==> flow/design.v <==
module jt49_dcrm2 #(parameter sw=8) (
    input                clk,
    input                cen,
    input                rst,
    input         [sw-1:0]  din,
    output signed [sw-1:0]  dout
);
localparam dw=10;  
reg  signed [sw+dw:0] integ, exact, error;
reg  signed [sw:0] pre_dout;
reg signed [sw:0] q;
always @(*) begin
    exact = integ+error;
    q = exact[sw+dw:dw];
    pre_dout  = { 1'b0, din } - q;
end
assign dout = pre_dout[sw-1:0];
always @(posedge clk)
    if( rst ) begin
        integ <= {sw+dw+1{1'b0}};
        error <= {sw+dw+1{1'b0}};
    end else if( cen ) begin
        integ <= integ + pre_dout;  
        error <= exact-{q, {dw{1'b0}}};
    end
endmodule
module iir_1st_order
#(
	parameter COEFF_WIDTH = 18,
	parameter COEFF_SCALE = 15,
	parameter DATA_WIDTH  = 16,
	parameter COUNT_BITS  = 10
)
(
	input clk,
	input reset,
	input [COUNT_BITS - 1 : 0] div,
	input signed [COEFF_WIDTH - 1 : 0] A2, B1, B2,
   input signed [DATA_WIDTH - 1 :0] in,
   output [DATA_WIDTH - 1:0] out
);
	reg signed [DATA_WIDTH-1:0] x0,x1,y0;
	reg signed [DATA_WIDTH + COEFF_WIDTH - 1 : 0] out32;
	reg [COUNT_BITS - 1:0] count;
	assign out = y0;
	always @ (*) begin
		out32 <= (B1*x0 + B2*x1) - A2*y0;  
	end
	always @ (posedge clk) begin
		if(reset) begin
			count <= 0;
			x0 <= 0;
			x1 <= 0;
			y0 <= 0;
		end
		else begin
			count <= count + 1'd1;
			if (count == div - 1) begin
					count <= 0;
					y0 <= {out32[DATA_WIDTH + COEFF_WIDTH - 1] , out32[COEFF_SCALE + DATA_WIDTH - 2 : COEFF_SCALE]};
					x1 <= x0;
					x0 <= in;
			end
		end
	end
endmodule  
module iir_2nd_order
#(
	parameter COEFF_WIDTH = 18,
	parameter COEFF_SCALE = 14,
	parameter DATA_WIDTH  = 16,
	parameter COUNT_BITS  = 10
)
(
	input clk,
	input reset,
	input [COUNT_BITS - 1 : 0] div,
	input signed [COEFF_WIDTH - 1 : 0] A2, A3, B1, B2, B3,
   input signed [DATA_WIDTH - 1 : 0] in,
   output [DATA_WIDTH - 1 : 0] out
);
	reg signed [DATA_WIDTH-1 : 0] x0,x1,x2;
	reg signed [DATA_WIDTH-1 : 0] y0,y1;
	reg signed [(DATA_WIDTH + COEFF_WIDTH - 1) : 0] out32;
	reg [COUNT_BITS : 0] count;
	assign out = y0;
	always @ (*) begin
		out32 <= (B1*x0 + B2*x1 + B3*x2) - (A2*y0 + A3*y1);  
	end
	always @ (posedge clk) begin
		if(reset) begin
			count <=  0;
			x0 <= 0;
			x1 <= 0;
			x2 <= 0;
			y0 <= 0;
			y1 <= 0; 
		end
		else begin
			count <= count + 1'd1;
			if (count == div - 1) begin
					count <= 0;
					y1 <= y0;
					y0 <= {out32[DATA_WIDTH + COEFF_WIDTH - 1] , out32[(DATA_WIDTH + COEFF_SCALE - 2) : COEFF_SCALE]};
					x2 <= x1;
					x1 <= x0;
					x0 <= in;
			end
		end
	end
endmodule  
module arkanoid_lpf(
	input clk,
	input reset,
	input signed [15:0] in,
	output signed [15:0] out);
	wire [9:0] div = 10'd256;  
	wire signed [17:0] A2;
	wire signed [17:0] B2;
	wire signed [17:0] B1;
	wire signed [15:0] audio_post_lpf1;
	assign A2 = -18'd18211;
	assign B1 = 18'd7278;
	assign B2 = 18'd7278;
	iir_1st_order lpf6db(.clk(clk),
								.reset(reset),
								.div(div),
								.A2(A2),
								.B1(B1),
								.B2(B2),
								.in(in),
								.out(audio_post_lpf1)); 
	assign out = audio_post_lpf1;
endmodule
module arkanoid_audio
(
	input                clk_48m,
	input                reset,       
	input          [9:0] sound_raw,   
	input                pause,
	input                vol_boost,
	output signed [15:0] sound
);
reg [8:0] div;
always @(posedge clk_48m) begin
	if(!reset)
		div <= 9'd0;
	else
		div <= div + 9'd1;
end
wire dcrm_cen = !div;
wire signed [15:0] sound_dcrm;
jt49_dcrm2 #(16) dcrm
(
	.clk(clk_48m),
	.cen(dcrm_cen),
	.rst(~reset),
	.din({5'd0, sound_raw}),
	.dout(sound_dcrm)
);
wire signed [15:0] sound_filtered;
arkanoid_lpf lpf
(
	.clk(clk_48m),
	.reset(~reset),
	.in(sound_dcrm),
	.out(sound_filtered)
);
assign sound = pause ? 16'd0 : vol_boost ? (sound_filtered <<< 16'd5) : (sound_filtered <<< 16'd4);
endmodule
Appendix: tool output

Reports on arkanoid_audio:

Module arkanoid_audio before and after one edit of its RTL, step after step.
Lines under "unedited" count in the file above, lines under "edited" in the edited file.
"change": "edited" minus "unedited" as printed here. "relative change": 100 x difference / "unedited".
A cell with -- has no value.

* design top: arkanoid_audio
* clock: clk_48m
* standard-cell library: sky130hd
* corner: tt_025C_1v80

Diff:

The edit as a unified diff against the file above.
The edit is scripted: it alters the design's behaviour and was not made to optimise anything.

```diff
@@ -147,5 +147,5 @@
 		div <= 9'd0;
 	else
-		div <= div + 9'd1;
+		div <= div ^ 9'd1;
 end
 wire dcrm_cen = !div;
```

Elaborated design:

Yosys after proc, flatten, opt, wreduce and memory -nomap, before mapping. Enables and synchronous resets that opt folds into registers are not counted as muxes. Memory bits, and registers merged into a memory's read port (data or address), are not among the register bits. Print and check cells are not counted. Equal cells are merged and count once.

Cells by class
* reduce/logical cells: unedited 2, edited 2, change 0, relative change 0.00%
* mux-type cells: unedited 2, edited 2, change 0, relative change 0.00%
* multiply operators: unedited 3, edited 3, change 0, relative change 0.00%
* add/sub/neg operators: unedited 8, edited 7, change -1, relative change -12.50%
* eq/ne operators: unedited 1, edited 1, change 0, relative change 0.00%
* bitwise gates (word level): unedited 1, edited 2, change +1, relative change +100.00%

Operators by type and width
* 9-bit by 1-bit adder with 9-bit output (second input constant): unedited 1, edited 0, change -1, relative change -100.00%
* 1-bit NOT: unedited 1, edited 2, change +1, relative change +100.00%
* 13-bit by 16-bit multiplier with 29-bit output (first input constant): unedited 2, edited 2, change 0, relative change 0.00%
* 16-bit two-way mux: unedited 2, edited 2, change 0, relative change 0.00%
* 10-bit by 1-bit adder with 10-bit output (second input constant): unedited 1, edited 1, change 0, relative change 0.00%
* 27-bit by 17-bit adder with 27-bit output: unedited 1, edited 1, change 0, relative change 0.00%
* 27-bit adder: unedited 1, edited 1, change 0, relative change 0.00%
* 30-bit by 30-bit adder with 31-bit output: unedited 1, edited 1, change 0, relative change 0.00%
* 10-bit by 8-bit equality test with 1-bit output (second input constant): unedited 1, edited 1, change 0, relative change 0.00%
* 9-bit logical NOT: unedited 1, edited 1, change 0, relative change 0.00%
* 16-bit by 16-bit multiplier with 32-bit output (first input constant): unedited 1, edited 1, change 0, relative change 0.00%
* 2-bit OR reduction: unedited 1, edited 1, change 0, relative change 0.00%
* 10-bit by 17-bit subtractor with 17-bit output: unedited 1, edited 1, change 0, relative change 0.00%
* 27-bit subtractor: unedited 1, edited 1, change 0, relative change 0.00%
* 31-bit by 32-bit subtractor with 33-bit output: unedited 1, edited 1, change 0, relative change 0.00%

Bit counts
* input port bits: unedited 14, edited 14, change 0, relative change 0.00%
* output and inout port bits: unedited 16, edited 16, change 0, relative change 0.00%
* cells after elaboration: unedited 24, edited 24, change 0, relative change 0.00%
* register bits after elaboration: unedited 121, edited 113, change -8, relative change -6.61%

Longest topological paths:

Yosys ltp: most cells in a row. Word level: on the elaborated netlist, between registers, memories and ports. Mapped: between sequential cells and ports; inverters and the memories' decode and read muxes count.

Logic depth
* depth in word-level cells: unedited 3, edited 3, change 0, relative change 0.00%
* ABC_AREA: unedited 0, edited 0
* depth in mapped cells: unedited 41, edited 42, change +1, relative change +2.44%
* gate-level depth less buffers: unedited 41, edited 41, change 0, relative change 0.00%

Netlist:

Yosys stat after the flow's synthesis: flattened, memories mapped to cells. It holds for the ABC_AREA given above (unset counts as 0); a run with the other value may have another netlist.

Synthesis totals
* flip-flop cells: unedited 104, edited 96, change -8, relative change -7.69%
* cells in the netlist: unedited 2463, edited 2333, change -130, relative change -5.28%
* area of sequential cells (µm²): unedited 2082.0, edited 1921.8, change -160.2, relative change -7.69%
* chip area (Yosys) (µm²): unedited 22181.3, edited 21294.2, change -887.1, relative change -4.00%

Cell types
* sky130_fd_sc_hd__nand2_1: unedited 171, edited 125, change -46, relative change -26.90%
* sky130_fd_sc_hd__nor2_1: unedited 117, edited 151, change +34, relative change +29.06%
* sky130_fd_sc_hd__a21oi_1: unedited 158, edited 134, change -24, relative change -15.19%
* sky130_fd_sc_hd__inv_1: unedited 575, edited 554, change -21, relative change -3.65%
* sky130_fd_sc_hd__a21o_1: unedited 56, edited 38, change -18, relative change -32.14%
* sky130_fd_sc_hd__o21ai_0: unedited 51, edited 34, change -17, relative change -33.33%
* sky130_fd_sc_hd__o21ai_1: unedited 7, edited 21, change +14, relative change +200.00%
* sky130_fd_sc_hd__or3_1: unedited 17, edited 4, change -13, relative change -76.47%
* sky130_fd_sc_hd__nand4_1: unedited 20, edited 10, change -10, relative change -50.00%
* sky130_fd_sc_hd__dfxtp_1: unedited 104, edited 96, change -8, relative change -7.69%
* sky130_fd_sc_hd__o22ai_1: unedited 1, edited 9, change +8, relative change +800.00%
* sky130_fd_sc_hd__xor2_1: unedited 52, edited 59, change +7, relative change +13.46%
* sky130_fd_sc_hd__clkbuf_1: unedited 33, edited 26, change -7, relative change -21.21%
* sky130_fd_sc_hd__buf_1: unedited 2, edited 9, change +7, relative change +350.00%
* sky130_fd_sc_hd__nand3_1: unedited 32, edited 26, change -6, relative change -18.75%
* sky130_fd_sc_hd__ha_1: unedited 336, edited 332, change -4, relative change -1.19%
* sky130_fd_sc_hd__mux2i_1: unedited 20, edited 24, change +4, relative change +20.00%
* sky130_fd_sc_hd__a211oi_1: unedited 19, edited 15, change -4, relative change -21.05%

The list need not be complete.
By module: a second synthesis without flattening, with its own total; a netlist apart from the flattened one above.

Second synthesis, totals
* cells (unflattened synthesis): unedited 4175, edited 4204, change +29, relative change +0.69%
* area total of the unflattened synthesis (µm²): unedited 38824.7, edited 38547.0, change -277.7, relative change -0.72%

Rows give one instance, submodules left out.

By module, unedited
* iir_1st_order: sequential area 1161.1 µm², area 34365.5 µm², instances 1, cells 3635
* jt49_dcrm2 (sw=16): sequential area 740.7 µm², area 3861.2 µm², instances 1, cells 464
* arkanoid_audio: sequential area 180.2 µm², area 590.6 µm², instances 1, cells 74
* arkanoid_lpf: sequential area 0.0 µm², area 7.5 µm², instances 1, cells 2

By module, edited
* iir_1st_order: sequential area 1161.1 µm², area 34438.0 µm², instances 1, cells 3704
* jt49_dcrm2 (sw=16): sequential area 740.7 µm², area 3861.2 µm², instances 1, cells 464
* arkanoid_audio: sequential area 20.0 µm², area 240.2 µm², instances 1, cells 34
* arkanoid_lpf: sequential area 0.0 µm², area 7.5 µm², instances 1, cells 2

Worst setup path after synthesis:

Source: OpenSTA report_checks on the synthesized netlist (no wires, ideal clock, input and output delay 20% of the period each), path of least setup slack; recovery checks are left aside. Register names are those of the netlist, which keeps one name where synthesis merged equal registers.

Timing path after synthesis
* path type: unedited register to register, edited register to register
* start: unedited register lpf.lpf6db.x0[8], edited register lpf.lpf6db.x0[10]
* end: unedited register lpf.lpf6db.y0[15], edited register lpf.lpf6db.y0[15]
* setup slack (ps): unedited 10541, edited 10378, change -163
* time at the first pin (ps): unedited 0, edited 0, change 0
* library setup time (ps): unedited 86, edited 132, change +46
* path delay (ps): unedited 9460, edited 9621, change +161, relative change +1.70%
* driving pins on the path: unedited 38, edited 40, change +2, relative change +5.26%
* buffers on the path: unedited 0, edited 0, change 0
* clock period (ps): unedited 20000, edited 20000, change 0, relative change 0.00%
* arrival time (ps): unedited 9374, edited 9489, change +115, relative change +1.23%
* period reached after synthesis (ps): unedited 9459, edited 9622, change +163, relative change +1.72%

"path delay" = arrival - input delay + setup time.
"driving pins on the path": output pins that drive a net of the path, with the launching flip-flop's if there is one; two outputs of one cell count as two.
"period reached after synthesis" = period - worst setup slack (recovery checks aside). The figure is calculated, with input and output delays left at 20% of the set period.
The rows between start and end are the longest chain of elaborated cells between them; the timing report does not say that the signal goes this way. Where chains are equally long, one stands for them.
Each line given opens the expression or statement behind the cell; cells for indexed reads and writes are added by Yosys, which also makes memories of some case tables.

Between the ends, after synthesis, unedited:
* path through: sky130_fd_sc_hd__dfxtp_1 -> sky130_fd_sc_hd__ha_1 -> sky130_fd_sc_hd__inv_1 -> sky130_fd_sc_hd__fa_1 -> sky130_fd_sc_hd__fa_1 -> sky130_fd_sc_hd__fa_1 -> sky130_fd_sc_hd__fa_1 -> sky130_fd_sc_hd__inv_1 -> sky130_fd_sc_hd__ha_1 -> sky130_fd_sc_hd__a21o_1 -> sky130_fd_sc_hd__a21oi_1 -> sky130_fd_sc_hd__a21boi_0 -> sky130_fd_sc_hd__a311o_1 -> sky130_fd_sc_hd__a31o_2 -> sky130_fd_sc_hd__a21oi_1 -> sky130_fd_sc_hd__nand2b_1 -> sky130_fd_sc_hd__o32ai_1 -> sky130_fd_sc_hd__nor2_1 -> (+2 left out) -> sky130_fd_sc_hd__fa_1 -> sky130_fd_sc_hd__fa_1 -> sky130_fd_sc_hd__inv_1 -> sky130_fd_sc_hd__fa_1 -> sky130_fd_sc_hd__inv_1 -> sky130_fd_sc_hd__fa_1 -> sky130_fd_sc_hd__fa_1 -> sky130_fd_sc_hd__inv_1 -> sky130_fd_sc_hd__ha_1 -> sky130_fd_sc_hd__a21o_1 -> sky130_fd_sc_hd__a21o_1 -> sky130_fd_sc_hd__a21o_1 -> sky130_fd_sc_hd__a21o_1 -> sky130_fd_sc_hd__a21o_1 -> sky130_fd_sc_hd__a21oi_1 -> sky130_fd_sc_hd__o31ai_1 -> sky130_fd_sc_hd__xnor2_1 -> sky130_fd_sc_hd__a211oi_1
* cells in the longest elaborated chain: 3
* elaborated cells on any way between the ends: 3

RTL lines, path after synthesis, unedited
* from (decl): line 42 `reg signed [DATA_WIDTH-1:0] x0,x1,y0;`
* from (assign): line 52 `x0 <= 0;`
* from (assign): line 62 `x0 <= in;`
* 13-bit by 16-bit multiplier with 29-bit output: line 47 `out32 <= (B1*x0 + B2*x1) - A2*y0;`
* 30-bit by 30-bit adder with 31-bit output: line 47
* 31-bit by 32-bit subtractor with 33-bit output: line 47
* to (assign): line 54 `y0 <= 0;`
* to (assign): line 60 `y0 <= {out32[DATA_WIDTH + COEFF_WIDTH - 1] , out32[COEFF_SCALE + DATA_WIDTH - 2 : COEFF_SCALE]};`
* to (decl): line 42

Between the ends, after synthesis, edited:
* path through: sky130_fd_sc_hd__dfxtp_1 -> sky130_fd_sc_hd__ha_1 -> sky130_fd_sc_hd__inv_1 -> sky130_fd_sc_hd__fa_1 -> sky130_fd_sc_hd__fa_1 -> sky130_fd_sc_hd__inv_1 -> sky130_fd_sc_hd__fa_1 -> sky130_fd_sc_hd__inv_1 -> sky130_fd_sc_hd__fa_1 -> sky130_fd_sc_hd__inv_1 -> sky130_fd_sc_hd__ha_1 -> sky130_fd_sc_hd__a21o_1 -> sky130_fd_sc_hd__a21o_1 -> sky130_fd_sc_hd__a21oi_2 -> sky130_fd_sc_hd__a2bb2oi_2 -> sky130_fd_sc_hd__o31ai_1 -> sky130_fd_sc_hd__a21o_1 -> sky130_fd_sc_hd__or4_1 -> (+4 left out) -> sky130_fd_sc_hd__inv_1 -> sky130_fd_sc_hd__fa_1 -> sky130_fd_sc_hd__fa_1 -> sky130_fd_sc_hd__fa_1 -> sky130_fd_sc_hd__fa_1 -> sky130_fd_sc_hd__fa_1 -> sky130_fd_sc_hd__inv_1 -> sky130_fd_sc_hd__ha_1 -> sky130_fd_sc_hd__inv_1 -> sky130_fd_sc_hd__o21ai_0 -> sky130_fd_sc_hd__a21oi_1 -> sky130_fd_sc_hd__o21ai_0 -> sky130_fd_sc_hd__a21o_1 -> sky130_fd_sc_hd__a21o_1 -> sky130_fd_sc_hd__a21oi_1 -> sky130_fd_sc_hd__o31ai_1 -> sky130_fd_sc_hd__xnor2_1 -> sky130_fd_sc_hd__o22ai_1
* cells in the longest elaborated chain: 3
* elaborated cells on any way between the ends: 3

RTL lines, path after synthesis, edited
* from (decl): line 42 `reg signed [DATA_WIDTH-1:0] x0,x1,y0;`
* from (assign): line 52 `x0 <= 0;`
* from (assign): line 62 `x0 <= in;`
* 13-bit by 16-bit multiplier with 29-bit output: line 47 `out32 <= (B1*x0 + B2*x1) - A2*y0;`
* 30-bit by 30-bit adder with 31-bit output: line 47
* 31-bit by 32-bit subtractor with 33-bit output: line 47
* to (assign): line 54 `y0 <= 0;`
* to (assign): line 60 `y0 <= {out32[DATA_WIDTH + COEFF_WIDTH - 1] , out32[COEFF_SCALE + DATA_WIDTH - 2 : COEFF_SCALE]};`
* to (decl): line 42

Timing after layout:

From the final timing report of each run of set A: the path of least setup slack in the routed layout; clock arrival at registers is part of the times.
The path's times are printed in steps of 10 ps; the period is the one set.

Timing path after layout
* path type: unedited register to register, edited register to register
* start: unedited register lpf.lpf6db.x0[8], edited register lpf.lpf6db.x0[15]
* end: unedited register lpf.lpf6db.y0[15], edited register lpf.lpf6db.y0[15]
* arrival time (ps): unedited 10440, edited 10640, change +200, relative change +1.92%
* time at the first pin (ps): unedited 400, edited 400, change 0, relative change 0.00%
* library setup time (ps): unedited 80, edited 140, change +60
* buffers on the path: unedited 0, edited 0, change 0
* setup slack (ps): unedited 9870, edited 9620, change -250
* clock period (ps): unedited 20000, edited 20000, change 0, relative change 0.00%
* driving pins on the path: unedited 38, edited 37, change -1, relative change -2.63%

The rows between start and end are the longest chain of elaborated cells between them; the timing report does not say that the signal goes this way. Where chains are equally long, one stands for them.

Between the ends, after layout, unedited:
* path through: sky130_fd_sc_hd__dfxtp_1 -> sky130_fd_sc_hd__ha_1 -> sky130_fd_sc_hd__inv_1 -> sky130_fd_sc_hd__fa_1 -> sky130_fd_sc_hd__fa_1 -> sky130_fd_sc_hd__fa_1 -> sky130_fd_sc_hd__fa_1 -> sky130_fd_sc_hd__inv_1 -> sky130_fd_sc_hd__ha_1 -> sky130_fd_sc_hd__a21o_1 -> sky130_fd_sc_hd__a21oi_1 -> sky130_fd_sc_hd__a21boi_0 -> sky130_fd_sc_hd__a311o_1 -> sky130_fd_sc_hd__a31o_2 -> sky130_fd_sc_hd__a21oi_1 -> sky130_fd_sc_hd__nand2b_1 -> sky130_fd_sc_hd__o32ai_1 -> sky130_fd_sc_hd__nor2_1 -> (+2 left out) -> sky130_fd_sc_hd__fa_1 -> sky130_fd_sc_hd__fa_1 -> sky130_fd_sc_hd__inv_1 -> sky130_fd_sc_hd__fa_1 -> sky130_fd_sc_hd__inv_1 -> sky130_fd_sc_hd__fa_1 -> sky130_fd_sc_hd__fa_1 -> sky130_fd_sc_hd__inv_1 -> sky130_fd_sc_hd__ha_1 -> sky130_fd_sc_hd__a21o_1 -> sky130_fd_sc_hd__a21o_1 -> sky130_fd_sc_hd__a21o_1 -> sky130_fd_sc_hd__a21o_1 -> sky130_fd_sc_hd__a21o_1 -> sky130_fd_sc_hd__a21oi_1 -> sky130_fd_sc_hd__o31ai_1 -> sky130_fd_sc_hd__xnor2_1 -> sky130_fd_sc_hd__a211oi_1
* cells in the longest elaborated chain: 3
* elaborated cells on any way between the ends: 3

RTL lines, path after layout, unedited
* from (decl): line 42 `reg signed [DATA_WIDTH-1:0] x0,x1,y0;`
* from (assign): line 52 `x0 <= 0;`
* from (assign): line 62 `x0 <= in;`
* 13-bit by 16-bit multiplier with 29-bit output: line 47 `out32 <= (B1*x0 + B2*x1) - A2*y0;`
* 30-bit by 30-bit adder with 31-bit output: line 47
* 31-bit by 32-bit subtractor with 33-bit output: line 47
* to (assign): line 54 `y0 <= 0;`
* to (assign): line 60 `y0 <= {out32[DATA_WIDTH + COEFF_WIDTH - 1] , out32[COEFF_SCALE + DATA_WIDTH - 2 : COEFF_SCALE]};`
* to (decl): line 42

Between the ends, after layout, edited:
* path through: sky130_fd_sc_hd__dfxtp_1 -> sky130_fd_sc_hd__inv_1 -> sky130_fd_sc_hd__fa_1 -> sky130_fd_sc_hd__fa_1 -> sky130_fd_sc_hd__inv_1 -> sky130_fd_sc_hd__fa_1 -> sky130_fd_sc_hd__inv_1 -> sky130_fd_sc_hd__fa_1 -> sky130_fd_sc_hd__inv_1 -> sky130_fd_sc_hd__ha_1 -> sky130_fd_sc_hd__nand2_1 -> sky130_fd_sc_hd__a2bb2oi_2 -> sky130_fd_sc_hd__o31ai_1 -> sky130_fd_sc_hd__a21o_1 -> sky130_fd_sc_hd__or4_1 -> sky130_fd_sc_hd__a31o_1 -> sky130_fd_sc_hd__a21oi_1 -> sky130_fd_sc_hd__xnor2_1 -> sky130_fd_sc_hd__fa_1 -> sky130_fd_sc_hd__inv_1 -> sky130_fd_sc_hd__fa_1 -> sky130_fd_sc_hd__fa_1 -> sky130_fd_sc_hd__fa_1 -> sky130_fd_sc_hd__fa_1 -> sky130_fd_sc_hd__fa_1 -> sky130_fd_sc_hd__inv_1 -> sky130_fd_sc_hd__ha_1 -> sky130_fd_sc_hd__inv_1 -> sky130_fd_sc_hd__o21ai_0 -> sky130_fd_sc_hd__a21oi_1 -> sky130_fd_sc_hd__o21ai_0 -> sky130_fd_sc_hd__a21o_1 -> sky130_fd_sc_hd__a21o_1 -> sky130_fd_sc_hd__a21oi_1 -> sky130_fd_sc_hd__o31ai_1 -> sky130_fd_sc_hd__xnor2_1 -> sky130_fd_sc_hd__o22ai_1
* cells in the longest elaborated chain: 3
* elaborated cells on any way between the ends: 3

RTL lines, path after layout, edited
* from (decl): line 42 `reg signed [DATA_WIDTH-1:0] x0,x1,y0;`
* from (assign): line 52 `x0 <= 0;`
* from (assign): line 62 `x0 <= in;`
* 13-bit by 16-bit multiplier with 29-bit output: line 47 `out32 <= (B1*x0 + B2*x1) - A2*y0;`
* 30-bit by 30-bit adder with 31-bit output: line 47
* 31-bit by 32-bit subtractor with 33-bit output: line 47
* to (assign): line 54 `y0 <= 0;`
* to (assign): line 60 `y0 <= {out32[DATA_WIDTH + COEFF_WIDTH - 1] , out32[COEFF_SCALE + DATA_WIDTH - 2 : COEFF_SCALE]};`
* to (decl): line 42

Measured runs:

Runs of the flow (Yosys, OpenROAD) on both versions; the two runs of a pair have the same settings. The constraints put input and output delay at 20% of the set period each and load the outputs with 0.01 pF.

Flow settings, set A:
* CORE_UTILIZATION: 40
* period_ns: 20.0
* CAP_MARGIN: 20
* CORE_MARGIN: 2
* SLEW_MARGIN: 20

Final reports, set A
* power consumption (µW): unedited 1046, edited 1103, change +57, relative change +5.45%
* die footprint (µm²): unedited 57353.1, edited 55098.2, change -2254.9, relative change -3.93%
* std-cell area (final layout) (µm²): unedited 23503.8, edited 22604.2, change -899.6, relative change -3.83%
* lowest setup slack (ps): unedited 9867, edited 9619, change -248
* post-synthesis cell area (µm²): unedited 22181.3, edited 21294.2, change -887.1, relative change -4.00%
* final setup TNS (ps): unedited 0, edited 0, change 0
* reached clock period (ps): unedited 10133, edited 10381, change +248, relative change +2.45%
* lowest hold slack (ps): unedited 467, edited 463, change -4
* utilization in the final report: unedited 0.427, edited 0.43, change +0.003

"reached clock period" means the clock period less the worst setup slack. The figure is calculated, with input and output delays left at 20% of the set period.
"power consumption" is the tool's figure for a default switching activity; nothing was simulated.
